==> flow/design.v <==
`timescale 1ns / 1ps
module IDP_encoder_42(   
    input wire[29 - 1 : 0] datain,     
    input wire clock,
    output reg[41:0] codeout     
    );
    reg [3:0] code_reg;
    wire [41 - 4 : 0] code_wire;     
    reg [27 - 1 : 0] r_msb;    
    always @(datain) begin       
        if(datain < 102334155) begin   
            code_reg[3:0] = 4'b0000;
            r_msb = datain; 
        end
        else if( (datain >= 102334155) && (datain < 165580141) ) begin
            code_reg[3:0] = 4'b0001;
            r_msb = datain - 63245986; 
        end
        else if( (datain >= 165580141) && (datain < 267914296) ) begin
            code_reg[3:0] = 4'b1000;
            r_msb = datain - 165580141; 
        end
        else if( (datain >= 267914296) && (datain < (165580141 * 2)) ) begin
            code_reg[3:0] = 4'b1001;
            r_msb = datain - 63245986 - 165580141; 
        end
        else if( (datain >= (165580141 * 2)) && (datain < 433494437) ) begin
            code_reg[3:0] = 4'b0011;
            r_msb = datain - 63245986 - 267914296; 
        end
        else if( (datain >= 433494437) && (datain < (267914296 * 2)) ) begin
            code_reg[3:0] = 4'b1100;
            r_msb = datain - 267914296 - 165580141; 
        end
        else if( (datain >= (267914296 * 2)) && (datain < (267914296 * 2 + 63245986)) ) begin
            code_reg[3:0] = 4'b0110;
            r_msb = datain - (267914296 * 2); 
        end
        else if( (datain >= (267914296 * 2 + 63245986)) && (datain < 701408733) ) begin
            code_reg[3:0] = 4'b0111;
            r_msb = datain - (267914296 * 2) - 63245986; 
        end
        else if( (datain >= 701408733) && (datain < (701408733 + 63245986)) ) begin
            code_reg[3:0] = 4'b1110;
            r_msb = datain - (267914296 * 2) - 165580141; 
        end
        else begin
            code_reg[3:0] = 4'b1111;
            r_msb = datain - (267914296 * 2) - 165580141 - 63245986; 
        end
    end
    wire [26 - 1 : 0] r37;
    wire [26 - 1 : 0] r36;
    wire [25 - 1 : 0] r35;
    wire [24 - 1 : 0] r34;
    wire [24 - 1 : 0] r33;
    wire [23 - 1 : 0] r32;
    wire [22 - 1 : 0] r31;
    wire [22 - 1 : 0] r30;
    wire [21 - 1 : 0] r29;
    wire [20 - 1 : 0] r28;
    wire [19 - 1 : 0] r27;
    wire [19 - 1 : 0] r26;
    wire [18 - 1 : 0] r25;
    wire [17 - 1 : 0] r24;
    wire [17 - 1 : 0] r23;
    wire [16 - 1 : 0] r22;
    wire [15 - 1 : 0] r21;
    wire [15 - 1 : 0] r20;
    wire [14 - 1 : 0] r19;
    wire [13 - 1 : 0] r18;
    wire [13 - 1 : 0] r17;
    wire [12 - 1 : 0] r16;
    wire [11 - 1 : 0] r15;
    wire [10 - 1 : 0] r14;
    wire [10 - 1 : 0] r13;
    wire [9 - 1 : 0] r12;
    wire [8 - 1 : 0] r11;
    wire [8 - 1 : 0] r10;
    wire [7 - 1 : 0] r09;
    wire [6 - 1 : 0] r08;
    wire [6 - 1 : 0] r07;
    wire [5 - 1 : 0] r06;
    wire [4 - 1 : 0] r05;
    wire [3 - 1 : 0] r04;
    wire [3 - 1 : 0] r03;
    wire [2 - 1 : 0] r02;
    wire [1 - 1 : 0] r01;
    assign r37 = (code_wire[37] == 0) ? (r_msb) : (r_msb - 39088169);
    assign r36 = (code_wire[36] == 0) ? (r37) : (r37 - 24157817);
    assign r35 = (code_wire[35] == 0) ? (r36) : (r36 - 14930352);
    assign r34 = (code_wire[34] == 0) ? (r35) : (r35 - 9227465);
    assign r33 = (code_wire[33] == 0) ? (r34) : (r34 - 5702887);
    assign r32 = (code_wire[32] == 0) ? (r33) : (r33 - 3524578);
    assign r31 = (code_wire[31] == 0) ? (r32) : (r32 - 2178309);
    assign r30 = (code_wire[30] == 0) ? (r31) : (r31 - 1346269);
    assign r29 = (code_wire[29] == 0) ? (r30) : (r30 - 832040);
    assign r28 = (code_wire[28] == 0) ? (r29) : (r29 - 514229);
    assign r27 = (code_wire[27] == 0) ? (r28) : (r28 - 317811);
    assign r26 = (code_wire[26] == 0) ? (r27) : (r27 - 196418);
    assign r25 = (code_wire[25] == 0) ? (r26) : (r26 - 121393);
    assign r24 = (code_wire[24] == 0) ? (r25) : (r25 - 75025);
    assign r23 = (code_wire[23] == 0) ? (r24) : (r24 - 46368);
    assign r22 = (code_wire[22] == 0) ? (r23) : (r23 - 28657);
    assign r21 = (code_wire[21] == 0) ? (r22) : (r22 - 17711);
    assign r20 = (code_wire[20] == 0) ? (r21) : (r21 - 10946);
    assign r19 = (code_wire[19] == 0) ? (r20) : (r20 - 6765);
    assign r18 = (code_wire[18] == 0) ? (r19) : (r19 - 4181);
    assign r17 = (code_wire[17] == 0) ? (r18) : (r18 - 2584);
    assign r16 = (code_wire[16] == 0) ? (r17) : (r17 - 1597);
    assign r15 = (code_wire[15] == 0) ? (r16) : (r16 - 987);
    assign r14 = (code_wire[14] == 0) ? (r15) : (r15 - 610);
    assign r13 = (code_wire[13] == 0) ? (r14) : (r14 - 377);
    assign r12 = (code_wire[12] == 0) ? (r13) : (r13 - 233);
    assign r11 = (code_wire[11] == 0) ? (r12) : (r12 - 144);
    assign r10 = (code_wire[10] == 0) ? (r11) : (r11 - 89);
    assign r09 = (code_wire[09] == 0) ? (r10) : (r10 - 55);
    assign r08 = (code_wire[08] == 0) ? (r09) : (r09 - 34);
    assign r07 = (code_wire[07] == 0) ? (r08) : (r08 - 21);
    assign r06 = (code_wire[06] == 0) ? (r07) : (r07 - 13);
    assign r05 = (code_wire[05] == 0) ? (r06) : (r06 - 8);
    assign r04 = (code_wire[04] == 0) ? (r05) : (r05 - 5);
    assign r03 = (code_wire[03] == 0) ? (r04) : (r04 - 3);
    assign r02 = (code_wire[02] == 0) ? (r03) : (r03 - 2);
    assign r01 = (code_wire[01] == 0) ? (r02) : (r02 - 1);
    assign code_wire[37] = (r_msb < 39088169) ? (0) : ( (r_msb >= 63245986) ? (1) : (code_reg[0]) );
    assign code_wire[36] = (r37 < 24157817) ? (0) : ( (r37 >= 39088169) ? (1) : (code_wire[37]) );
    assign code_wire[35] = (r36 < 14930352) ? (0) : ( (r36 >= 24157817) ? (1) : (code_wire[36]) );
    assign code_wire[34] = (r35 < 9227465) ? (0) : ( (r35 >= 14930352) ? (1) : (code_wire[35]) );
    assign code_wire[33] = (r34 < 5702887) ? (0) : ( (r34 >= 9227465) ? (1) : (code_wire[34]) );
    assign code_wire[32] = (r33 < 3524578) ? (0) : ( (r33 >= 5702887) ? (1) : (code_wire[33]) );
    assign code_wire[31] = (r32 < 2178309) ? (0) : ( (r32 >= 3524578) ? (1) : (code_wire[32]) );
    assign code_wire[30] = (r31 < 1346269) ? (0) : ( (r31 >= 2178309) ? (1) : (code_wire[31]) );
    assign code_wire[29] = (r30 < 832040) ? (0) : ( (r30 >= 1346269) ? (1) : (code_wire[30]) );
    assign code_wire[28] = (r29 < 514229) ? (0) : ( (r29 >= 832040) ? (1) : (code_wire[29]) );
    assign code_wire[27] = (r28 < 317811) ? (0) : ( (r28 >= 514229) ? (1) : (code_wire[28]) );
    assign code_wire[26] = (r27 < 196418) ? (0) : ( (r27 >= 317811) ? (1) : (code_wire[27]) );
    assign code_wire[25] = (r26 < 121393) ? (0) : ( (r26 >= 196418) ? (1) : (code_wire[26]) );
    assign code_wire[24] = (r25 < 75025) ? (0) : ( (r25 >= 121393) ? (1) : (code_wire[25]) );
    assign code_wire[23] = (r24 < 46368) ? (0) : ( (r24 >= 75025) ? (1) : (code_wire[24]) );
    assign code_wire[22] = (r23 < 28657) ? (0) : ( (r23 >= 46368) ? (1) : (code_wire[23]) );
    assign code_wire[21] = (r22 < 17711) ? (0) : ( (r22 >= 28657) ? (1) : (code_wire[22]) );
    assign code_wire[20] = (r21 < 10946) ? (0) : ( (r21 >= 17711) ? (1) : (code_wire[21]) );
    assign code_wire[19] = (r20 < 6765) ? (0) : ( (r20 >= 10946) ? (1) : (code_wire[20]) );
    assign code_wire[18] = (r19 < 4181) ? (0) : ( (r19 >= 6765) ? (1) : (code_wire[19]) );
    assign code_wire[17] = (r18 < 2584) ? (0) : ( (r18 >= 4181) ? (1) : (code_wire[18]) );
    assign code_wire[16] = (r17 < 1597) ? (0) : ( (r17 >= 2584) ? (1) : (code_wire[17]) );
    assign code_wire[15] = (r16 < 987) ? (0) : ( (r16 >= 1597) ? (1) : (code_wire[16]) );
    assign code_wire[14] = (r15 < 610) ? (0) : ( (r15 >= 987) ? (1) : (code_wire[15]) );
    assign code_wire[13] = (r14 < 377) ? (0) : ( (r14 >= 610) ? (1) : (code_wire[14]) );
    assign code_wire[12] = (r13 < 233) ? (0) : ( (r13 >= 377) ? (1) : (code_wire[13]) );
    assign code_wire[11] = (r12 < 144) ? (0) : ( (r12 >= 233) ? (1) : (code_wire[12]) );
    assign code_wire[10] = (r11 < 89) ? (0) : ( (r11 >= 144) ? (1) : (code_wire[11]) );
    assign code_wire[9] = (r10 < 55) ? (0) : ( (r10 >= 89) ? (1) : (code_wire[10]) );
    assign code_wire[8] = (r09 < 34) ? (0) : ( (r09 >= 55) ? (1) : (code_wire[9]) );
    assign code_wire[7] = (r08 < 21) ? (0) : ( (r08 >= 34) ? (1) : (code_wire[8]) );
    assign code_wire[6] = (r07 < 13) ? (0) : ( (r07 >= 21) ? (1) : (code_wire[7]) );
    assign code_wire[5] = (r06 < 8) ? (0) : ( (r06 >= 13) ? (1) : (code_wire[6]) );
    assign code_wire[4] = (r05 < 5) ? (0) : ( (r05 >= 8) ? (1) : (code_wire[5]) );
    assign code_wire[3] = (r04 < 3) ? (0) : ( (r04 >= 5) ? (1) : (code_wire[4]) );
    assign code_wire[2] = (r03 < 2) ? (0) : ( (r03 >= 3) ? (1) : (code_wire[3]) );
    assign code_wire[1] = (r02 < 1) ? (0) : ( (r02 >= 2) ? (1) : (code_wire[2]) );
    assign code_wire[0] = r01;
    always @(posedge clock) begin
        codeout[41 - 4 : 0] <= code_wire;
        codeout[41 : 41 - 3] <= code_reg;
    end
endmodule
# Step by step through the tools: IDP_encoder_42
# The steps from the RTL of IDP_encoder_42 to its reports follow in flow order.
# Line numbers count from 1 in the design file above.
# Not given: --
# inputs
design,IDP_encoder_42
clk_port,clock
cell_library,sky130hd
corner,tt_025C_1v80

# Elaborated design
# Yosys after proc, flatten, opt, wreduce and memory -nomap, before mapping. Enables and synchronous resets that opt folds into registers are not counted as muxes. Memory bits, and registers merged into a memory's read port (data or address), are not among the register bits. Print and check cells are not counted. Equal cells are merged and count once.
# word_totals
register_bits,42
in_bits,30
# classes
n_addsub,47
compare,91
muxes,129
reduce_logical,8
# ops
operator,n
27-bit two-way mux,9
27-bit by 26-bit subtractor with 27-bit output (second input constant),4
29-bit by 30-bit less-than comparator with 1-bit output (second input constant),3
29-bit greater-or-equal comparator (second input constant),3
29-bit less-than comparator (second input constant),3
27-bit subtractor (second input constant),3
1-bit two-way mux,77
29-bit by 30-bit greater-or-equal comparator with 1-bit output (second input constant),2
29-bit by 28-bit greater-or-equal comparator with 1-bit output (second input constant),2
29-bit by 28-bit less-than comparator with 1-bit output (second input constant),2
27-bit by 25-bit subtractor with 27-bit output (second input constant),2
26-bit two-way mux,2
24-bit two-way mux,2
22-bit two-way mux,2
19-bit two-way mux,2
17-bit two-way mux,2
4-bit two-way mux,8
15-bit two-way mux,2
29-bit by 27-bit greater-or-equal comparator with 1-bit output (second input constant),1
29-bit by 27-bit less-than comparator with 1-bit output (second input constant),1
27-bit by 20-bit subtractor with 27-bit output (second input constant),1
27-bit by 26-bit greater-or-equal comparator with 1-bit output (second input constant),1
27-bit by 26-bit less-than comparator with 1-bit output (second input constant),1
26-bit by 24-bit less-than comparator with 1-bit output (second input constant),1
26-bit by 25-bit subtractor with 26-bit output (second input constant),1
26-bit by 25-bit greater-or-equal comparator with 1-bit output (second input constant),1
26-bit by 25-bit less-than comparator with 1-bit output (second input constant),1
26-bit subtractor (second input constant),1
# Not listed: further kinds 122, cells in them 135.

# Depth
# Yosys ltp: most cells in a row. Word level: on the elaborated netlist, between registers, memories and ports. Mapped: between sequential cells and ports; inverters and the memories' decode and read muxes count.
# logic_depth
ltp_word,160
ABC_AREA,0
depth_mapped,325

# After synthesis
# Source: synth_stat.txt of the flow (Yosys; design flattened, memories mapped). It holds for the ABC_AREA given above (unset counts as 0); a run with the other value may have another netlist.
# Totals and module areas in this step are rounded.
# mapped
stdcells,6063
mapped_area_um2,43470
ffs,42
buf_cells,311
# types
type,n,type_area_um2
sky130_fd_sc_hd__xnor2_1,457,4E+03
sky130_fd_sc_hd__nor2_1,551,2.07E+03
sky130_fd_sc_hd__nand2_1,467,1.75E+03
sky130_fd_sc_hd__a21oi_1,330,1.65E+03
sky130_fd_sc_hd__xor2_1,147,1.29E+03
sky130_fd_sc_hd__o21ai_0,246,1.23E+03
sky130_fd_sc_hd__ha_1,91,1.14E+03
sky130_fd_sc_hd__nor3_1,222,1.11E+03
sky130_fd_sc_hd__nand3_1,208,1.04E+03
sky130_fd_sc_hd__mux2i_1,96,960.922
sky130_fd_sc_hd__buf_6,80,900.864
sky130_fd_sc_hd__dfxtp_1,42,840.806
sky130_fd_sc_hd__a211oi_1,106,795.763
sky130_fd_sc_hd__o211ai_1,105,788.256
sky130_fd_sc_hd__a31oi_1,119,744.464
sky130_fd_sc_hd__inv_1,186,698.17
sky130_fd_sc_hd__nand4_1,94,588.064
sky130_fd_sc_hd__a21o_1,76,570.547
# Not listed: further types 195, cells in them 2440.

# Timing after synthesis
# OpenSTA on the mapped netlist: ideal clock, no wires. The path of least setup slack (recovery checks aside). Input and output delay are each 20% of the period. Register names are those of the netlist, which keeps one name where synthesis merged equal registers.
# synth_path
path_kind,input to register
start,in datain[2]
end,reg codeout[0]
period_ps,70000
in_delay_ps,14000
setup_time_ps,122
launch_ps,14000
arrival_ps,73178
slack_ps,-3300
delay_ps,59300
path_stages,303
n_path_buf,47
synth_period_reached_ps,73300
# "delay_ps" = arrival - input delay + setup time.
# "path_stages": output pins that drive a net of the path, with the launching flip-flop's if there is one; two outputs of one cell count as two.
# "synth_period_reached_ps" = period - worst setup slack (recovery checks aside). The figure is calculated, with input and output delays left at 20% of the set period.
# The rows between start and end are the longest chain of elaborated cells between them; the timing report does not say that the signal goes this way. Where chains are equally long, one stands for them.
# A line is the first line of the expression or statement that the cell stems from. Yosys adds cells for indexed reads and writes and turns some case tables into memories.
# synth_via
cell_sequence,sky130_fd_sc_hd__buf_2 -> sky130_fd_sc_hd__inv_1 -> sky130_fd_sc_hd__ha_1 -> sky130_fd_sc_hd__buf_4 -> sky130_fd_sc_hd__xor2_1 -> sky130_fd_sc_hd__ha_1 -> sky130_fd_sc_hd__nand2b_1 -> sky130_fd_sc_hd__a221oi_1 -> sky130_fd_sc_hd__o21ai_1 -> sky130_fd_sc_hd__a21oi_1 -> sky130_fd_sc_hd__nor3_1 -> sky130_fd_sc_hd__o41a_1 -> sky130_fd_sc_hd__a41o_4 -> sky130_fd_sc_hd__or4_4 -> sky130_fd_sc_hd__o211ai_4 -> sky130_fd_sc_hd__a2111o_4 -> sky130_fd_sc_hd__a31oi_4 -> sky130_fd_sc_hd__a21oi_4 -> [267 not listed] -> sky130_fd_sc_hd__a21oi_1 -> sky130_fd_sc_hd__ha_1 -> sky130_fd_sc_hd__o32a_1 -> sky130_fd_sc_hd__o211ai_2 -> sky130_fd_sc_hd__buf_4 -> sky130_fd_sc_hd__mux2_2 -> sky130_fd_sc_hd__ha_1 -> sky130_fd_sc_hd__or2_1 -> sky130_fd_sc_hd__o211ai_2 -> sky130_fd_sc_hd__nand3_2 -> sky130_fd_sc_hd__mux2i_4 -> sky130_fd_sc_hd__inv_2 -> sky130_fd_sc_hd__ha_1 -> sky130_fd_sc_hd__inv_1 -> sky130_fd_sc_hd__a21oi_1 -> sky130_fd_sc_hd__a31oi_1 -> sky130_fd_sc_hd__o32ai_1 -> sky130_fd_sc_hd__a221o_1
elab_chain_len,160
# synth_lines
item,line,rtl
from (decl),3,"input wire[29 - 1 : 0] datain,"
27-bit subtractor,49,r_msb = datain - (267914296 * 2) - 165580141 - 63245986;
27-bit by 26-bit subtractor with 27-bit output,49,
27-bit subtractor,49,
27-bit two-way mux,43,else if( (datain >= 701408733) && (datain < (701408733 + 63245986)) ) begin
27-bit two-way mux,39,else if( (datain >= (267914296 * 2 + 63245986)) && (datain < 701408733) ) begin
27-bit two-way mux,35,else if( (datain >= (267914296 * 2)) && (datain < (267914296 * 2 + 63245986)) ) begin
27-bit two-way mux,31,else if( (datain >= 433494437) && (datain < (267914296 * 2)) ) begin
[144 not listed],--,
3-bit two-way mux,123,assign r03 = (code_wire[03] == 0) ? (r04) : (r04 - 3);
3-bit by 2-bit greater-or-equal comparator with 1-bit output,161,assign code_wire[2] = (r03 < 2) ? (0) : ( (r03 >= 3) ? (1) : (code_wire[3]) );
1-bit two-way mux x2,161,
2-bit two-way mux,124,assign r02 = (code_wire[02] == 0) ? (r03) : (r03 - 2);
2-bit greater-or-equal comparator,162,assign code_wire[1] = (r02 < 1) ? (0) : ( (r02 >= 2) ? (1) : (code_wire[2]) );
1-bit two-way mux x2,162,
1-bit two-way mux,125,assign r01 = (code_wire[01] == 0) ? (r02) : (r02 - 1);
to (assign),165,codeout[41 - 4 : 0] <= code_wire;
to (decl),5,output reg[41:0] codeout
# Some nets on the timed path still bear RTL names; the line given drives or declares the net.
# synth_nets
signal,line,rtl
code_wire[37],126,assign code_wire[37] = (r_msb < 39088169) ? (0) : ( (r_msb >= 63245986) ? (1) : (code_reg[0]) );
code_wire[31],132,assign code_wire[31] = (r32 < 2178309) ? (0) : ( (r32 >= 3524578) ? (1) : (code_wire[32]) );
code_wire[28],135,assign code_wire[28] = (r29 < 514229) ? (0) : ( (r29 >= 832040) ? (1) : (code_wire[29]) );
code_wire[25],138,assign code_wire[25] = (r26 < 121393) ? (0) : ( (r26 >= 196418) ? (1) : (code_wire[26]) );
code_wire[24],139,assign code_wire[24] = (r25 < 75025) ? (0) : ( (r25 >= 121393) ? (1) : (code_wire[25]) );

# Worst path after layout
# Path of least setup slack in the final report of run 1 (OpenROAD, finished layout, wires in). Where an end is a register, its clock arrival counts in the times.
# The path's times are printed in steps of 10 ps; the period is the one set.
# layout_path
path_kind,input to register
start,in datain[9]
end,reg codeout[0]
period_ps,53900
in_delay_ps,10780
setup_time_ps,100
launch_ps,10780
arrival_ps,58880
slack_ps,-4720
path_stages,263
n_path_buf,51
# The rows between start and end are the longest chain of elaborated cells between them; the timing report does not say that the signal goes this way. Where chains are equally long, one stands for them.
# layout_via
cell_sequence,sky130_fd_sc_hd__clkdlybuf4s50_1 -> sky130_fd_sc_hd__buf_6 -> sky130_fd_sc_hd__buf_6 -> sky130_fd_sc_hd__nand3_2 -> sky130_fd_sc_hd__a31oi_4 -> sky130_fd_sc_hd__o21ai_1 -> sky130_fd_sc_hd__buf_4 -> sky130_fd_sc_hd__a2111oi_4 -> sky130_fd_sc_hd__buf_4 -> sky130_fd_sc_hd__o31ai_4 -> sky130_fd_sc_hd__a211oi_1 -> sky130_fd_sc_hd__and4bb_4 -> sky130_fd_sc_hd__o32ai_4 -> sky130_fd_sc_hd__nor2b_2 -> sky130_fd_sc_hd__and2_4 -> sky130_fd_sc_hd__a2111o_4 -> sky130_fd_sc_hd__a31oi_4 -> sky130_fd_sc_hd__a21oi_4 -> [227 not listed] -> sky130_fd_sc_hd__a21oi_4 -> sky130_fd_sc_hd__ha_4 -> sky130_fd_sc_hd__o32a_1 -> sky130_fd_sc_hd__o211ai_4 -> sky130_fd_sc_hd__mux2_4 -> sky130_fd_sc_hd__ha_4 -> sky130_fd_sc_hd__inv_4 -> sky130_fd_sc_hd__a21oi_4 -> sky130_fd_sc_hd__buf_4 -> sky130_fd_sc_hd__o21ai_0 -> sky130_fd_sc_hd__mux2_4 -> sky130_fd_sc_hd__mux2i_4 -> sky130_fd_sc_hd__ha_1 -> sky130_fd_sc_hd__inv_1 -> sky130_fd_sc_hd__nand2_2 -> sky130_fd_sc_hd__o21ai_0 -> sky130_fd_sc_hd__a21o_1 -> sky130_fd_sc_hd__a221o_1
elab_chain_len,160
# layout_lines
item,line,rtl
from (decl),3,"input wire[29 - 1 : 0] datain,"
27-bit subtractor,49,r_msb = datain - (267914296 * 2) - 165580141 - 63245986;
27-bit by 26-bit subtractor with 27-bit output,49,
27-bit subtractor,49,
27-bit two-way mux,43,else if( (datain >= 701408733) && (datain < (701408733 + 63245986)) ) begin
27-bit two-way mux,39,else if( (datain >= (267914296 * 2 + 63245986)) && (datain < 701408733) ) begin
27-bit two-way mux,35,else if( (datain >= (267914296 * 2)) && (datain < (267914296 * 2 + 63245986)) ) begin
27-bit two-way mux,31,else if( (datain >= 433494437) && (datain < (267914296 * 2)) ) begin
[144 not listed],--,
3-bit two-way mux,123,assign r03 = (code_wire[03] == 0) ? (r04) : (r04 - 3);
3-bit by 2-bit greater-or-equal comparator with 1-bit output,161,assign code_wire[2] = (r03 < 2) ? (0) : ( (r03 >= 3) ? (1) : (code_wire[3]) );
1-bit two-way mux x2,161,
2-bit two-way mux,124,assign r02 = (code_wire[02] == 0) ? (r03) : (r03 - 2);
2-bit greater-or-equal comparator,162,assign code_wire[1] = (r02 < 1) ? (0) : ( (r02 >= 2) ? (1) : (code_wire[2]) );
1-bit two-way mux x2,162,
1-bit two-way mux,125,assign r01 = (code_wire[01] == 0) ? (r02) : (r02 - 1);
to (assign),165,codeout[41 - 4 : 0] <= code_wire;
to (decl),5,output reg[41:0] codeout
# Some nets on the timed path still bear RTL names; the line given drives or declares the net.
# layout_nets
signal,line,rtl
code_wire[14],149,assign code_wire[14] = (r15 < 610) ? (0) : ( (r15 >= 987) ? (1) : (code_wire[15]) );
code_wire[13],150,assign code_wire[13] = (r14 < 377) ? (0) : ( (r14 >= 610) ? (1) : (code_wire[14]) );
code_wire[12],151,assign code_wire[12] = (r13 < 233) ? (0) : ( (r13 >= 377) ? (1) : (code_wire[13]) );
code_wire[8],155,assign code_wire[8] = (r09 < 34) ? (0) : ( (r09 >= 55) ? (1) : (code_wire[9]) );
code_wire[7],156,assign code_wire[7] = (r08 < 21) ? (0) : ( (r08 >= 34) ? (1) : (code_wire[8]) );

# Top module IDP_encoder_42; platform sky130hd; tools Yosys and OpenROAD; 3 stored runs in no particular order. Input and output delays are each 20% of the period that was set; the output load is 0.01 pF.
# "timing.achieved_period_ps" means the clock period less the worst setup slack. The figure is calculated, with input and output delays left at 20% of the set period.
# Results are given in rounded form.
# Settings: n/a = not set for that run.
name,run 1,run 2,run 3
CAP_MARGIN,25,0,10
CELL_PAD_IN_SITES_GLOBAL_PLACEMENT,1,3,1
CORE_UTILIZATION,40,19,40
CTS_CLUSTER_DIAMETER,180,60,27
CTS_CLUSTER_SIZE,42,10,42
GPL_ROUTABILITY_DRIVEN,0,0,0
HOLD_SLACK_MARGIN,0.11,n/a,0.11
MAX_ROUTING_LAYER,met5,met4,met5
TNS_END_PERCENT,35,30,35
period_ns,53.9,43.1,53.9
CORE_MARGIN,2,6,5
SLEW_MARGIN,20,35,20
ABC_AREA,n/a,0,1
GPL_TIMING_DRIVEN,n/a,0,n/a
MIN_ROUTING_LAYER,n/a,met2,n/a
PLACE_DENSITY_LB_ADDON,n/a,n/a,0.11
fin_hold_ws_ps,11560,9150,11320
die_area_um2,111300,240400,101500
layout_stdcell_area_um2,72550,61450,43450
worst_setup_slack_ps,-4717,-20090,3462
post_synth_area_um2,43470,43470,38110
timing.achieved_period_ps,58617,63187,50438
